==> flow/design.v <==
`timescale 1ns / 1ps
module checkfr_fsm(
    input [31:0] num_in,
    input clk, rst, r_i,
    output res,
    output reg r_o
    );
    reg [4:0] lst;
    reg [4:0] iter;
    reg res_rg;
    reg [1:0] state;
    reg [31:0] num;
    always@(posedge clk)
    begin
        if(rst)
            state <= 2'b00;
        else
        case(state)
        2'b00: if(r_i)
            begin
                lst <= 5'b11111;
                iter <= 0;
                res_rg <= 0;
                num <= num_in;
                state <= 2'b01;
            end
        2'b01:
            begin
                for(iter = 0; iter <= 22; iter = iter + 1)
                begin
                    if (lst == 5'b11111 && num[iter])
                        lst = iter;
                    else
                        lst = lst;
                end
                state <= 2'b10;
            end
        2'b10:
            begin
                if (num[30:23] > 7'b1111111)
                begin
                   res_rg = num[31] || ((22-(num[30:23]-7'b1111111)) >= lst) && (lst!=5'b11111);
                end
                else
                begin
                    res_rg = 1;
                end
                state <= 2'b00;
            end
        default:
            state <= 2'b00;
        endcase
    end
    always@(posedge clk)
    begin
        if(rst)
            r_o <= 0;
        else if(state == 2'b10)
            r_o <= 1;
        else
            r_o <= 0;
    end
    assign res = res_rg;
endmodule
`timescale 1ns / 1ps
module sum_fsm(
    input clk, rst, r_i,
    input [31:0] a, b,
    output [31:0] res,
    output reg r_o
    );
    reg [3:0] state;
    reg [31:0] mx;
    reg [31:0] mn;
    reg [24:0] mant;
    reg [22:0] mant_res;
    reg [8:0] exp;
    reg [4:0] carry;
    reg [4:0] iter;
    reg [31:0] res_reg;
    always@(posedge clk)
    begin
        if(rst)
            state <= 3'b000;
        else
        case(state)
            3'b000:
            begin
                state <= 3'b001;
                mx <= 0;
                mn <= 0;
                mant_res <= 0;
                mant <= 0;
                exp <= 0;
                carry <= 0;
                iter <= 0;
                res_reg <= 0;
            end
            3'b001: if(r_i)
            begin
                mx = (a[30:23] > b[30:23]) ? a : (((a[30:23] == b[30:23])) ? (a[22:0] > b[22:0] ? a : b) : b );
                mn = (a == mx) ? b : a;
                state <= 3'b010;
            end
            3'b010:
            begin
                mant <= (mx[31]^mn[31]) ? {1'b1, mx[22:0]} - ({1'b1, mn[22:0]} >> (mx[30:23]-mn[30:23])): {1'b1, mx[22:0]}+({1'b1, mn[22:0]} >> (mx[30:23]-mn[30:23]));
                state <= 3'b011;
            end
            3'b011:
            begin
                for(iter = 0; iter <= 24; iter = iter + 1)
                begin
                    if(mant[iter])
                        carry = iter;
                    else
                        carry = carry;
                end
                state <= 3'b100;
            end
            3'b100:
            begin
                mant_res <= mant[24] ? (mant >> 1) : (mant << (23-carry)); 
                state <= 3'b101;
            end
            3'b101:
            begin
                exp <= mx[30:23]+carry-5'b10111;
                state <= 3'b110;
            end
            3'b110:
            begin
                res_reg <= mx[31] ? {1'b1, exp[7:0], mant_res} : {1'b0, exp[7:0], mant_res};
                state <= 3'b111;
            end
            3'b111:
                state <= 3'b000;
            default:
                state <= 3'b000;
        endcase
    end
    always@(posedge clk)
    begin
        if(rst)
            r_o <= 0;
        else
        case(state)
            3'b000: r_o <= 0;
            3'b111: r_o <= 1;
        endcase
    end
    assign res = res_reg;
endmodule
`timescale 1ns / 1ps
module del_fsm(
    input [31:0] n, x,
    input clk, rst, r_i,
    output [31:0] res,
    output reg r_o
    );
    reg [24:0] divisible;
    reg [24:0] divider;
    reg [7:0] divs_exp;
    reg [7:0] divd_exp;
    reg divd_fb;
    reg divs_fb;
    reg [4:0] state;
    reg [4:0] iter;
    reg [23:0] mant_res;
    reg [24:0] reminder;
    reg [4:0] carry;
    reg [4:0] carry_sh;
    reg [8:0] exp;
    reg [31:0] res_reg;
    always@(posedge clk)
    begin
        if(rst)
            state <= 5'b00000;
        else
        case(state)
            5'b00000:
            begin
                divisible <= 0;
                divider <= 0;
                divs_exp <= 0;
                divd_exp <= 0;
                divd_fb <= 0;
                divs_fb <= 0;
                iter <= 0;
                mant_res <= 0;
                reminder <= 0;
                carry <= 0;
                res_reg <= 0;
                state <= 5'b00001;
            end
            5'b00001: if(r_i)
            begin
                divisible <= {1'b1, n[22:0]};
                divider <= {1'b1, x[22:0]};
                divs_exp <= n[30:23];
                divd_exp <= x[30:23];
                divd_fb <= n[31];
                divs_fb <= x[31];
                state <= 5'b00010;
            end
            5'b00010:
            begin
                if(divisible >= divider)
                begin
                    divisible <= divisible-divider;
                    mant_res <= mant_res +1'b1;
                    state <= 5'b00010;
                end
                else
                begin
                    reminder <= divisible;
                    state <= 5'b00011;
                end
            end
            5'b00011:
            begin
                reminder <= reminder << 1;
                state <= 5'b00100;
            end
            5'b00100:
            begin
                if(!mant_res[23])
                    state <= 5'b00101;
                else
                    state <= 5'b01010;  
            end
            5'b00101:
            begin
                if(reminder < divider)
                begin
                    mant_res <= mant_res << 1;
                    reminder <= reminder << 1;
                    state <= 5'b01001;
                end
                else
                    state <= 5'b00110;
            end
            5'b00110:
            begin
                mant_res <= (mant_res << 1) + 1'b1;
                state <= 5'b00111;
            end
            5'b00111:
            begin
                reminder <= reminder - divider;
                state <= 5'b01000;
            end
            5'b01000:
            begin
                reminder <= reminder << 1;
                state <= 5'b01001;
            end
            5'b01001:
            begin
                if(iter < 22)
                begin
                    iter <= iter + 1;
                    state <= 5'b00100;
                end
                else
                begin
                    state <= 5'b01010;
                    iter <= 0;
                end
            end
            5'b01010:  
            begin
                if(iter <= 23)
                    state <= 5'b01011;
                else
                    state <= 5'b01100;
            end
            5'b01011:
            begin
                if(mant_res[iter])
                begin
                    carry <= iter;
                    state <= 5'b01101;
                end
                else
                    state <= 5'b01101;
            end
            5'b01101:
            begin
                iter <= iter + 1;
                state <= 5'b01010;
            end
            5'b01100:
            begin
                carry_sh <= 23 - carry;
                state <= 5'b01110;
            end
            5'b01110:
            begin
                mant_res <= mant_res << carry_sh;
                state <= 5'b01111;
            end
            5'b01111:
            begin
                exp <= {1'b0,divs_exp}+7'b1111111-{1'b0,divd_exp};
                state <= 5'b10000;
            end
            5'b10000:
            begin
                res_reg <= {divs_fb^divd_fb, exp[7:0]-5'b10111+carry, mant_res[22:0]};
                state <= 5'b10001;
            end
            5'b10001:
            begin
                state <= 5'b00000;
            end
            default:
                state <= 5'b00000;
        endcase
    end
    always@(posedge clk)
    begin
        if(rst)
            r_o <= 0;
        else if(state == 5'b10001)
            r_o <= 1;
        else
            r_o <= 0;
    end    
    assign res = res_reg;
endmodule
`timescale 1ns / 1ps
module pow2_fsm(
    input [31:0] x,  
    input clk,
    input rst,
    input r_i,
    output [31:0] res,
    output err,
    output reg r_o
    );
    reg [8:0] exp_in;
    reg [22:0] mant_in;
    reg fb;
    reg [8:0] exp;
    reg [47:0] mant;
    reg [22:0] mant_res;
    reg [2:0] state;
    reg [31:0] res_reg;
    reg over;
    always@(posedge clk)
    begin
        if(rst)
            state <= 3'b000;
        else
        case(state)
        3'b000: if(r_i)
        begin
            exp_in <= x[30:23];
            mant_in <= x[22:0];
            fb <= x[31];
            exp <= 0;
            mant <= 0;
            mant_res <= 0;
            over <= 0;
            res_reg <= 0;
            state <= 3'b001;
        end
        3'b001:
        begin
            mant <= {1'b1,mant_in}*{1'b1,mant_in};
            state <= 3'b010;
        end
        3'b010:
        begin
            mant_res <= mant[47] ? mant[46:24] : mant[45:23];  
            state <= 3'b011;
        end
        3'b011:
        begin
            exp <= {1'b0,exp_in}+{1'b0,exp_in}-9'b001111111+mant[47];
            state <= 3'b100;
        end
        3'b100:
        begin
            res_reg = {1'b0, exp[7:0], mant_res};
            over = exp_in[7] ? {exp_in, mant_in} > res_reg[30:0] : {exp_in, mant_in} < res_reg[30:0];
            state <= 3'b101;
        end
        3'b101:
        begin
            state <= 3'b000;
        end
        default:
            state <= 3'b000;
        endcase
    end
    always@(posedge clk)
    begin
        if(rst)
            r_o <= 0;
        else if(state == 3'b101)
            r_o <= 1;
        else
            r_o <= 0;
    end
    assign res = res_reg;
    assign err = over;
endmodule
`timescale 1ns / 1ps
module fsm(
    input [15:0] dataIn,
    input R_I,
    input reset,
    input clk,
    output reg r_o,
    output reg [1:0] err,
    output [31:0] dataOut,
    output ready
    );
    reg [3:0] state;
    reg [31:0] reg_x;
    reg [31:0] reg_n;
    reg [31:0] counter;
    reg [31:0] step1;
    reg [31:0] step2;
    reg fr_i;
    reg fr_flag;
    wire fr_o;
    wire fr_res;
    reg incr_i;
    reg incr_flag;
    wire incr_o;
    wire [31:0] inc_res;
    reg sm_ri;
    reg sm_flag;
    wire sm_ro;
    wire [31:0] sm_res;
    reg dl_ri;
    reg dl_flag;
    wire dl_ro;
    wire [31:0] dl_res;
    reg pw_ri;
    reg pw_flag;
    wire pw_ro;
    wire pw_err;
    wire [31:0] pw_res;
    always@(posedge clk)
    begin
        if(reset)
        begin
            state <= 0;
            fr_i <= 0;
            incr_i <= 0;
            sm_ri <= 0;
            dl_ri <= 0;
            pw_ri <= 0;
        end
        else
        begin
            case(state)
                4'b0000:
                begin
                    reg_x <= 0;
                    reg_n <= 0;
                    counter <= 0;
                    err <= 0;
                    state <= 4'b0001;
                    fr_i <= 0;
                    fr_flag <= 1;
                    incr_i <= 0;
                    incr_flag <= 1;
                    sm_ri <= 0;
                    sm_flag <= 1;
                    dl_ri <= 0;
                    dl_flag <= 1;
                    pw_ri <= 0;
                    pw_flag <= 1;
                end
                4'b0001: if(R_I)
                begin
                    reg_x[31:16] <= dataIn;
                    state <= 4'b0010;
                end
                4'b0010: if(R_I)
                begin
                    reg_x[15:0] <= dataIn;
                    if ({reg_x[31:16], dataIn} == 0)
                    begin 
                        err <= 2'b11;
                        state <= 4'b1110;
                    end
                    else
                        state <= 4'b0011;    
                end
                4'b0011: if(R_I)
                begin
                    reg_n[31:16] <= dataIn;
                    state <= 4'b0100;
                end
                4'b0100: if(R_I)
                begin
                    reg_n[15:0] <= dataIn;
                    state <= 4'b1100;
                end
                4'b1100:  
                begin
                    if(fr_o)
                    begin
                        if(fr_res)
                        begin
                            err <= 2'b10;
                            reg_x <= 0;
                            fr_flag <= 1;
                            state <= 4'b1110;
                        end
                        else
                        begin
                            fr_flag <= 1;
                            state <= 4'b1101;
                        end
                    end
                    else
                    begin
                        if(fr_flag)
                        begin
                            fr_i <= 1;
                            fr_flag <= 0;
                        end
                        else
                            fr_i <= 0;
                   end
                end
                4'b1101:
                begin
                    state <= 4'b0101;
                end
                4'b0101:  
                begin
                    if(incr_o)
                    begin
                        counter <= inc_res;
                        if (inc_res[30:23]>reg_n[30:23] ? 1 : (inc_res[30:23]==reg_n[30:23] ? inc_res[22:0]>=reg_n[22:0] : 0))
                        begin
                            state <= 4'b0000;
                            incr_flag <= 1;
                        end
                        else
                        begin
                            incr_flag <= 1;
                            state <= 4'b0110;
                        end
                    end
                    else
                    begin
                        if(incr_flag)
                        begin
                            incr_i <= 1;
                            incr_flag <= 0;
                        end
                        else
                            incr_i <= 0;
                    end    
                end
                4'b0110:  
                begin
                    if(pw_ro)
                    begin
                        if (pw_err)
                        begin
                            err <= 2'b01;
                            reg_x <= 0;
                            state <= 4'b1110;
                            pw_flag <= 1;
                        end
                        else
                        begin
                            pw_flag <= 1;
                            step1 <= pw_res;
                            state <= 4'b0111;
                        end
                    end
                    else
                    begin
                        if(pw_flag)
                        begin
                            pw_ri <= 1;
                            pw_flag <= 0;
                        end
                        else
                            pw_ri <= 0;
                    end
                end
                4'b0111:  
                begin
                    if(dl_ro)
                    begin
                        dl_flag <= 1;
                        step2 <= dl_res;
                        state <= 4'b1000;
                    end
                    else
                    begin
                        if(dl_flag)
                        begin
                            dl_ri <= 1;
                            dl_flag <= 0;
                        end
                        else
                            dl_ri <= 0;
                   end
                end
                4'b1000:  
                begin
                    if(sm_ro)
                    begin
                        sm_flag <= 1;
                        reg_x <= sm_res;
                        state <= 4'b1110;
                    end
                    else
                    begin
                        if(sm_flag)
                        begin
                            sm_ri <= 1;
                            sm_flag <= 0;
                        end
                        else
                            sm_ri <= 0;
                    end
                end
                4'b1110:  
                begin
                    if(err==0)
                        state <= 4'b0101;
                    else
                        state <= 4'b0000;
                end
            endcase 
        end
    end
    always@(posedge clk)
    begin
        if(reset)
            r_o <= 0;
        else
        case(state)
            4'b0000: r_o <= 0;
            4'b0101: r_o <= 0;
            4'b1110: r_o <= 1;
            4'b1101: r_o <= 1;
        endcase
    end
    assign dataOut = reg_x;
    assign ready = (state == 4'b0001) || (state == 4'b0010) ||
                   (state == 4'b0011) || (state == 4'b0100);
    checkfr_fsm FR(
        .clk(clk),
        .rst(reset),
        .r_i(fr_i),
        .num_in(reg_n),
        .res(fr_res),
        .r_o(fr_o)
    );
    sum_fsm INCR(
        .clk(clk),
        .rst(reset),
        .r_i(incr_i),
        .r_o(incr_o),
        .a(counter),
        .b(32'b00111111100000000000000000000000),
        .res(inc_res)
    );
    sum_fsm SM(
        .clk(clk),
        .rst(reset),
        .r_i(sm_ri),
        .r_o(sm_ro),
        .a(step1),
        .b(step2),
        .res(sm_res)
    );
    pow2_fsm PW(
        .clk(clk),
        .rst(reset),
        .r_i(pw_ri),
        .r_o(pw_ro),
        .x(reg_x),
        .err(pw_err),
        .res(pw_res)
    );
    del_fsm DL(
        .clk(clk),
        .rst(reset),
        .r_i(dl_ri),
        .r_o(dl_ro),
        .n(reg_n),
        .x(reg_x),
        .res(dl_res)
    );
endmodule
; Step by step through the tools: fsm
; Each step is given for the RTL above and for the edited RTL.
; Lines under "before" count in the file above, lines under "after" in the edited file.
; "change" is "after" less "before", of the values as shown.
; Library cell names are shortened.
; A cell with n/a has no value.
[setup]
top_module = fsm
clk_port = clk
lib = sky130hd
pvt_corner = tt_025C_1v80

; The edit
; Unified diff, file above to edited file.
; The edit is scripted: it alters the design's behaviour and was not made to optimise anything.
; begin of diff
@@ -653,6 +653,8 @@
     end
     assign dataOut = reg_x;
-    assign ready = (state == 4'b0001) || (state == 4'b0010) ||
+    reg ready_p1;
+    always @(posedge clk) ready_p1 <= (state == 4'b0001) || (state == 4'b0010) ||
                    (state == 4'b0011) || (state == 4'b0100);
+    assign ready = ready_p1;
     checkfr_fsm FR(
         .clk(clk),
; end of diff

; Word-level counts
; Yosys after proc, flatten, opt, wreduce and memory -nomap, before mapping. Memory bits, and registers merged into a memory's read port (data or address), are not among the register bits. Print and check cells are not counted.
[bits]
columns = item, before, after, change
row1 = output_inout_bits, 36, 36, 0
row2 = register_bits, 867, 868, 1
row3 = input_bits, 19, 19, 0
[classes]
columns = item, before, after, change
row1 = reduce_and_logical, 127, 127, 0
row2 = multipliers, 1, 1, 0
row3 = cmp, 14, 14, 0
row4 = addsub, 27, 27, 0
row5 = logic, 5, 5, 0
row6 = shifts, 6, 6, 0
row7 = equal, 106, 106, 0
row8 = n_mux, 273, 273, 0
[ops]
columns = op, before, after, change
row1 = two-way mux 5 bit, 121, 121, 0
row2 = nonzero test 2 bit, 31, 31, 0
row3 = two-way mux 1 bit, 27, 27, 0
row4 = equality test 5 bit with constant B, 25, 25, 0
row5 = logical AND 1 bit, 24, 24, 0
row6 = AND reduction 2 bit, 22, 22, 0
row7 = AND reduction 3 bit, 18, 18, 0
row8 = case mux 1 bit (select 2 bit), 17, 17, 0
row9 = two-way mux 32 bit, 16, 16, 0
row10 = two-way mux 4 bit, 16, 16, 0
row11 = != test 2 bit with constant B, 16, 16, 0
row12 = equality test 4 x 3 -> 1 bit with constant B, 12, 12, 0
row13 = != test 2 x 1 -> 1 bit with constant B, 10, 10, 0
row14 = case mux 32 bit (select 2 bit), 9, 9, 0
row15 = equality test 5 x 4 -> 1 bit with constant B, 8, 8, 0
row16 = two-way mux 2 bit, 8, 8, 0
row17 = two-way mux 16 bit, 7, 7, 0
row18 = two-way mux 25 bit, 7, 7, 0
row19 = equality test 4 x 2 -> 1 bit with constant B, 6, 6, 0
row20 = case mux 8 bit (select 2 bit), 5, 5, 0
row21 = equality test 4 bit with constant B, 4, 4, 0
row22 = equality test 5 x 3 -> 1 bit with constant B, 4, 4, 0
row23 = logical OR 1 bit, 4, 4, 0
row24 = two-way mux 23 bit, 4, 4, 0
row25 = two-way mux 3 bit, 4, 4, 0
row26 = case mux 5 bit (select 2 bit), 4, 4, 0
row27 = AND reduction 4 bit, 4, 4, 0
row28 = nonzero test 5 bit, 4, 4, 0
; Not every row of either side is listed.

; Depth
; Depth = most cells in a row (Yosys ltp): at word level without a register or memory, in the mapped netlist without a sequential cell, where the memories' decode and read muxes count.
[depth]
columns = item, before, after, change
row1 = word_depth, 114, 114, 0
row2 = ABC_AREA, 0, 0, n/a
row3 = mapped_depth, 29, 29, 0
row4 = mapped_depth_nobuf, 27, 27, 0

; Mapped cells and area
; Source: synth_stat.txt of the flow (Yosys; design flattened, memories mapped). It holds for the ABC_AREA given above (unset counts as 0); a run with the other value may have another netlist.
[types]
columns = type, before, after, change
row1 = dfxtp_1, 66, 67, 1
row2 = edfxtp_1, 808, 808, 0
row3 = inv_1, 781, 781, 0
row4 = ha_1, 451, 451, 0
row5 = and2_1, 443, 443, 0
row6 = fa_1, 433, 433, 0
row7 = nor2_1, 356, 356, 0
row8 = nand2_1, 353, 353, 0
row9 = a21oi_1, 264, 264, 0
row10 = clkbuf_1, 222, 222, 0
row11 = nor2b_1, 211, 211, 0
row12 = o21ai_0, 211, 211, 0
row13 = mux2i_1, 146, 146, 0
row14 = xor2_1, 122, 122, 0
row15 = nor3_1, 120, 120, 0
row16 = xnor2_1, 110, 110, 0
row17 = a21o_1, 79, 79, 0
row18 = nand2b_1, 78, 78, 0
; Not every row of either side is listed.
[synth_totals]
columns = item, before, after, change
row1 = seqArea_um2, 25584.5, 25604.6, 20.1
row2 = ff_cells, 874, 875, 1
row3 = synth_area_um2, 66416.2, 66436.2, 20.0
row4 = cell_count, 6240, 6241, 1
row5 = buffers, 250, 250, 0
; By module: a second synthesis without flattening, with its own total; a netlist apart from the flattened one above.
[unflattened]
columns = item, before, after, change
row1 = cells_unflattened, 6780, 6781, 1
row2 = area_unflattened_um2, 69739.4, 69759.4, 20.0
; Rows give one instance, submodules left out.
[by_module_before]
columns = module, n_inst, area_um2, cells
row1 = sum_fsm, 2, 13132.6, 1362
row2 = pow2_fsm, 1, 21225.4, 2101
row3 = del_fsm, 1, 12239.2, 1197
row4 = fsm, 1, 7469.7, 507
row5 = checkfr_fsm, 1, 2539.9, 251
[by_module_after]
columns = module, n_inst, area_um2, cells
row1 = sum_fsm, 2, 13132.6, 1362
row2 = pow2_fsm, 1, 21225.4, 2101
row3 = del_fsm, 1, 12239.2, 1197
row4 = fsm, 1, 7489.7, 508
row5 = checkfr_fsm, 1, 2539.9, 251

; Timing after synthesis
; Source: OpenSTA report_checks on the synthesized netlist (no wires, ideal clock, input and output delay 20% of the period each), path of least setup slack; recovery checks are left aside. Register names are those of the netlist, which keeps one name where synthesis merged equal registers.
[synth_path]
columns = item, before, after, change
row1 = path_kind, register to register, register to register, n/a
row2 = start, register PW.mant_in[2], register PW.mant_in[2], n/a
row3 = end, register PW.mant[46], register PW.mant[46], n/a
row4 = tclk_ns, 10.0, 10.0, 0.0
row5 = setup_ns, 0.259, 0.259, 0.000
row6 = slack_ns, 1.880, 1.880, 0.000
row7 = required_time_ns, 9.741, 9.741, 0.000
row8 = delay_ns, 8.120, 8.120, 0.000
row9 = t_arrival_ns, 7.861, 7.861, 0.000
row10 = driving_pins, 28, 28, 0
row11 = synth_period_reached_ns, 8.12, 8.12, 0.00
; "delay_ns" is the arrival time less input delay plus setup time.
; "driving_pins" counts driving pins, that of a launching flip-flop among them; a cell with two outputs on the path counts twice.
; "synth_period_reached_ns" = period - worst setup slack (recovery checks aside). The figure is calculated, with input and output delays left at 20% of the set period.
; The rows between start and end are the longest chain of elaborated cells between them; the timing report does not say that the signal goes this way. Where chains are equally long, one stands for them.
; Each line given opens the expression or statement behind the cell; cells for indexed reads and writes are added by Yosys, which also makes memories of some case tables.
[synth_between_before]
cell_sequence = edfxtp_1 > clkbuf_1 > inv_1 > clkbuf_1 > nor2_1 > fa_1 > fa_1 > fa_1 > inv_1 > fa_1 > inv_1 > fa_1 > inv_1 > fa_1 > inv_1 > fa_1 > ha_1 > a211oi_1 > or3_1 > nand4_1 > or4_1 > a311oi_2 > o21ai_0 > a2111oi_0 > nor3_1 > o31ai_1 > a21o_1 > a21oi_1
elab_chain_len = 2
cone_cells = 2
lines_between = 2
cone_classes = 1 x mul; 1 x mux
[synth_lines_before]
columns = item, line
row1 = from (decl), 343  ; reg [22:0] mant_in;
row2 = from (assign), 360  ; mant_in <= x[22:0];
row3 = multiplier 24 x 24 -> 48 bit, 371  ; mant <= {1'b1,mant_in}*{1'b1,mant_in};
row4 = case mux 48 bit (select 2 bit), 356  ; case(state)
row5 = to (assign), 363  ; mant <= 0;
row6 = to (assign), 371
row7 = to (decl), 346  ; reg [47:0] mant;
[synth_between_after]
cell_sequence = edfxtp_1 > clkbuf_1 > inv_1 > clkbuf_1 > nor2_1 > fa_1 > fa_1 > fa_1 > inv_1 > fa_1 > inv_1 > fa_1 > inv_1 > fa_1 > inv_1 > fa_1 > ha_1 > a211oi_1 > or3_1 > nand4_1 > or4_1 > a311oi_2 > o21ai_0 > a2111oi_0 > nor3_1 > o31ai_1 > a21o_1 > a21oi_1
elab_chain_len = 2
cone_cells = 2
lines_between = 2
cone_classes = 1 x mul; 1 x mux
[synth_lines_after]
columns = item, line
row1 = from (decl), 343  ; reg [22:0] mant_in;
row2 = from (assign), 360  ; mant_in <= x[22:0];
row3 = multiplier 24 x 24 -> 48 bit, 371  ; mant <= {1'b1,mant_in}*{1'b1,mant_in};
row4 = case mux 48 bit (select 2 bit), 356  ; case(state)
row5 = to (assign), 363  ; mant <= 0;
row6 = to (assign), 371
row7 = to (decl), 346  ; reg [47:0] mant;

; Path in the finished layout
; From the final timing report of the runs of set A: the path of least setup slack in the routed layout; clock arrival at registers is part of the times.
[layout_path]
columns = item, before, after, change
row1 = path_kind, register to register, register to register, n/a
row2 = start, register PW.mant_in[7], register PW.mant_in[8], n/a
row3 = end, register PW.mant[46], register PW.mant[46], n/a
row4 = driving_pins, 25, 25, 0
row5 = t_arrival_ns, 9.15, 8.85, -0.30
row6 = required_time_ns, 9.63, 9.61, -0.02
row7 = setup_ns, 0.25, 0.25, 0.00
row8 = slack_ns, 0.49, 0.76, 0.27
row9 = tclk_ns, 9.17, 9.17, 0.00
; The rows between start and end are the longest chain of elaborated cells between them; the timing report does not say that the signal goes this way. Where chains are equally long, one stands for them.
[layout_between_before]
cell_sequence = edfxtp_1 > buf_4 > inv_1 > buf_4 > ha_1 > xnor2_1 > fa_1 > fa_1 > fa_1 > fa_1 > fa_1 > fa_1 > ha_1 > a21o_1 > a2bb2oi_1 > nand4_1 > or4_1 > a311oi_2 > buf_4 > o21ai_0 > a2111oi_0 > nor3_1 > o31ai_1 > a21o_1 > a21oi_1
elab_chain_len = 2
cone_cells = 2
lines_between = 2
cone_classes = 1 x mul; 1 x mux
[layout_lines_before]
columns = item, line
row1 = from (decl), 343  ; reg [22:0] mant_in;
row2 = from (assign), 360  ; mant_in <= x[22:0];
row3 = multiplier 24 x 24 -> 48 bit, 371  ; mant <= {1'b1,mant_in}*{1'b1,mant_in};
row4 = case mux 48 bit (select 2 bit), 356  ; case(state)
row5 = to (assign), 363  ; mant <= 0;
row6 = to (assign), 371
row7 = to (decl), 346  ; reg [47:0] mant;
[layout_between_after]
cell_sequence = edfxtp_1 > clkinv_1 > fa_1 > inv_1 > fa_1 > fa_1 > inv_1 > fa_1 > fa_1 > inv_1 > fa_1 > fa_1 > ha_1 > nand3_1 > a2bb2oi_1 > nand4_1 > or4_1 > a311oi_2 > buf_4 > o21ai_0 > a2111oi_0 > nor3_1 > o31ai_1 > a21o_1 > a21oi_1
elab_chain_len = 2
cone_cells = 2
lines_between = 2
cone_classes = 1 x mul; 1 x mux
[layout_lines_after]
columns = item, line
row1 = from (decl), 343  ; reg [22:0] mant_in;
row2 = from (assign), 360  ; mant_in <= x[22:0];
row3 = multiplier 24 x 24 -> 48 bit, 371  ; mant <= {1'b1,mant_in}*{1'b1,mant_in};
row4 = case mux 48 bit (select 2 bit), 356  ; case(state)
row5 = to (assign), 363  ; mant <= 0;
row6 = to (assign), 371
row7 = to (decl), 346  ; reg [47:0] mant;

; Layout results
; Both versions went through the flow (Yosys, OpenROAD) with the same settings in each pair. Constraints: input delay and output delay 20% of the set period each, output load 0.01 pF.
[flow_settings_set_A]
CORE_UTILIZATION = 40
period_ns = 9.17
CAP_MARGIN = 20
CORE_MARGIN = 2
SLEW_MARGIN = 20
[results_set_A]
columns = item, before, after, change
row1 = clock_period_reached_ns, 8.684, 8.415, -0.269
row2 = post_synth_area_um2, 66416.2, 66436.2, 20.0
row3 = layout_utilization_frac, 0.441, 0.442, 0.001
row4 = timing.setup.ws_ns, 0.486, 0.755, 0.269
row5 = post_route_stdcell_area_um2, 72816.1, 72929.9, 113.8
row6 = tns_ns, 0.000, 0.000, 0.000
row7 = final_die_area_um2, 169316.0, 169365.0, 49.0
row8 = final_power_w, 0.009796, 0.009978, 0.000182
row9 = hold_worst_slack_ns, 0.418, 0.412, -0.006
[flow_settings_set_B]
ABC_AREA = 1
CAP_MARGIN = 25
CELL_PAD_IN_SITES_DETAIL_PLACEMENT = 1
CORE_UTILIZATION = 18
CTS_CLUSTER_SIZE = 38
PLACE_DENSITY = 0.74
SETUP_SLACK_MARGIN = -0.99
SLEW_MARGIN = 5
period_ns = 13.0
CORE_MARGIN = 2
[results_set_B]
columns = item, before, after, change
row1 = clock_period_reached_ns, 12.082, 10.641, -1.441
row2 = post_synth_area_um2, 65681.7, 65701.8, 20.1
row3 = layout_utilization_frac, 0.208, 0.208, 0.000
row4 = timing.setup.ws_ns, 0.918, 2.359, 1.441
row5 = post_route_stdcell_area_um2, 75379.8, 75600.0, 220.2
row6 = tns_ns, 0.000, 0.000, 0.000
row7 = final_die_area_um2, 369749.0, 369859.0, 110.0
row8 = final_power_w, 0.007459, 0.007542, 0.000083
row9 = hold_worst_slack_ns, 0.399, 0.401, 0.002
; "clock_period_reached_ns" is the run's clock period less its worst setup slack. It is reckoned from that one timing run; input and output delays stay at 20% of the period that was set.
; "final_power_w": no workload was simulated; the value follows from the tool's default switching activity.
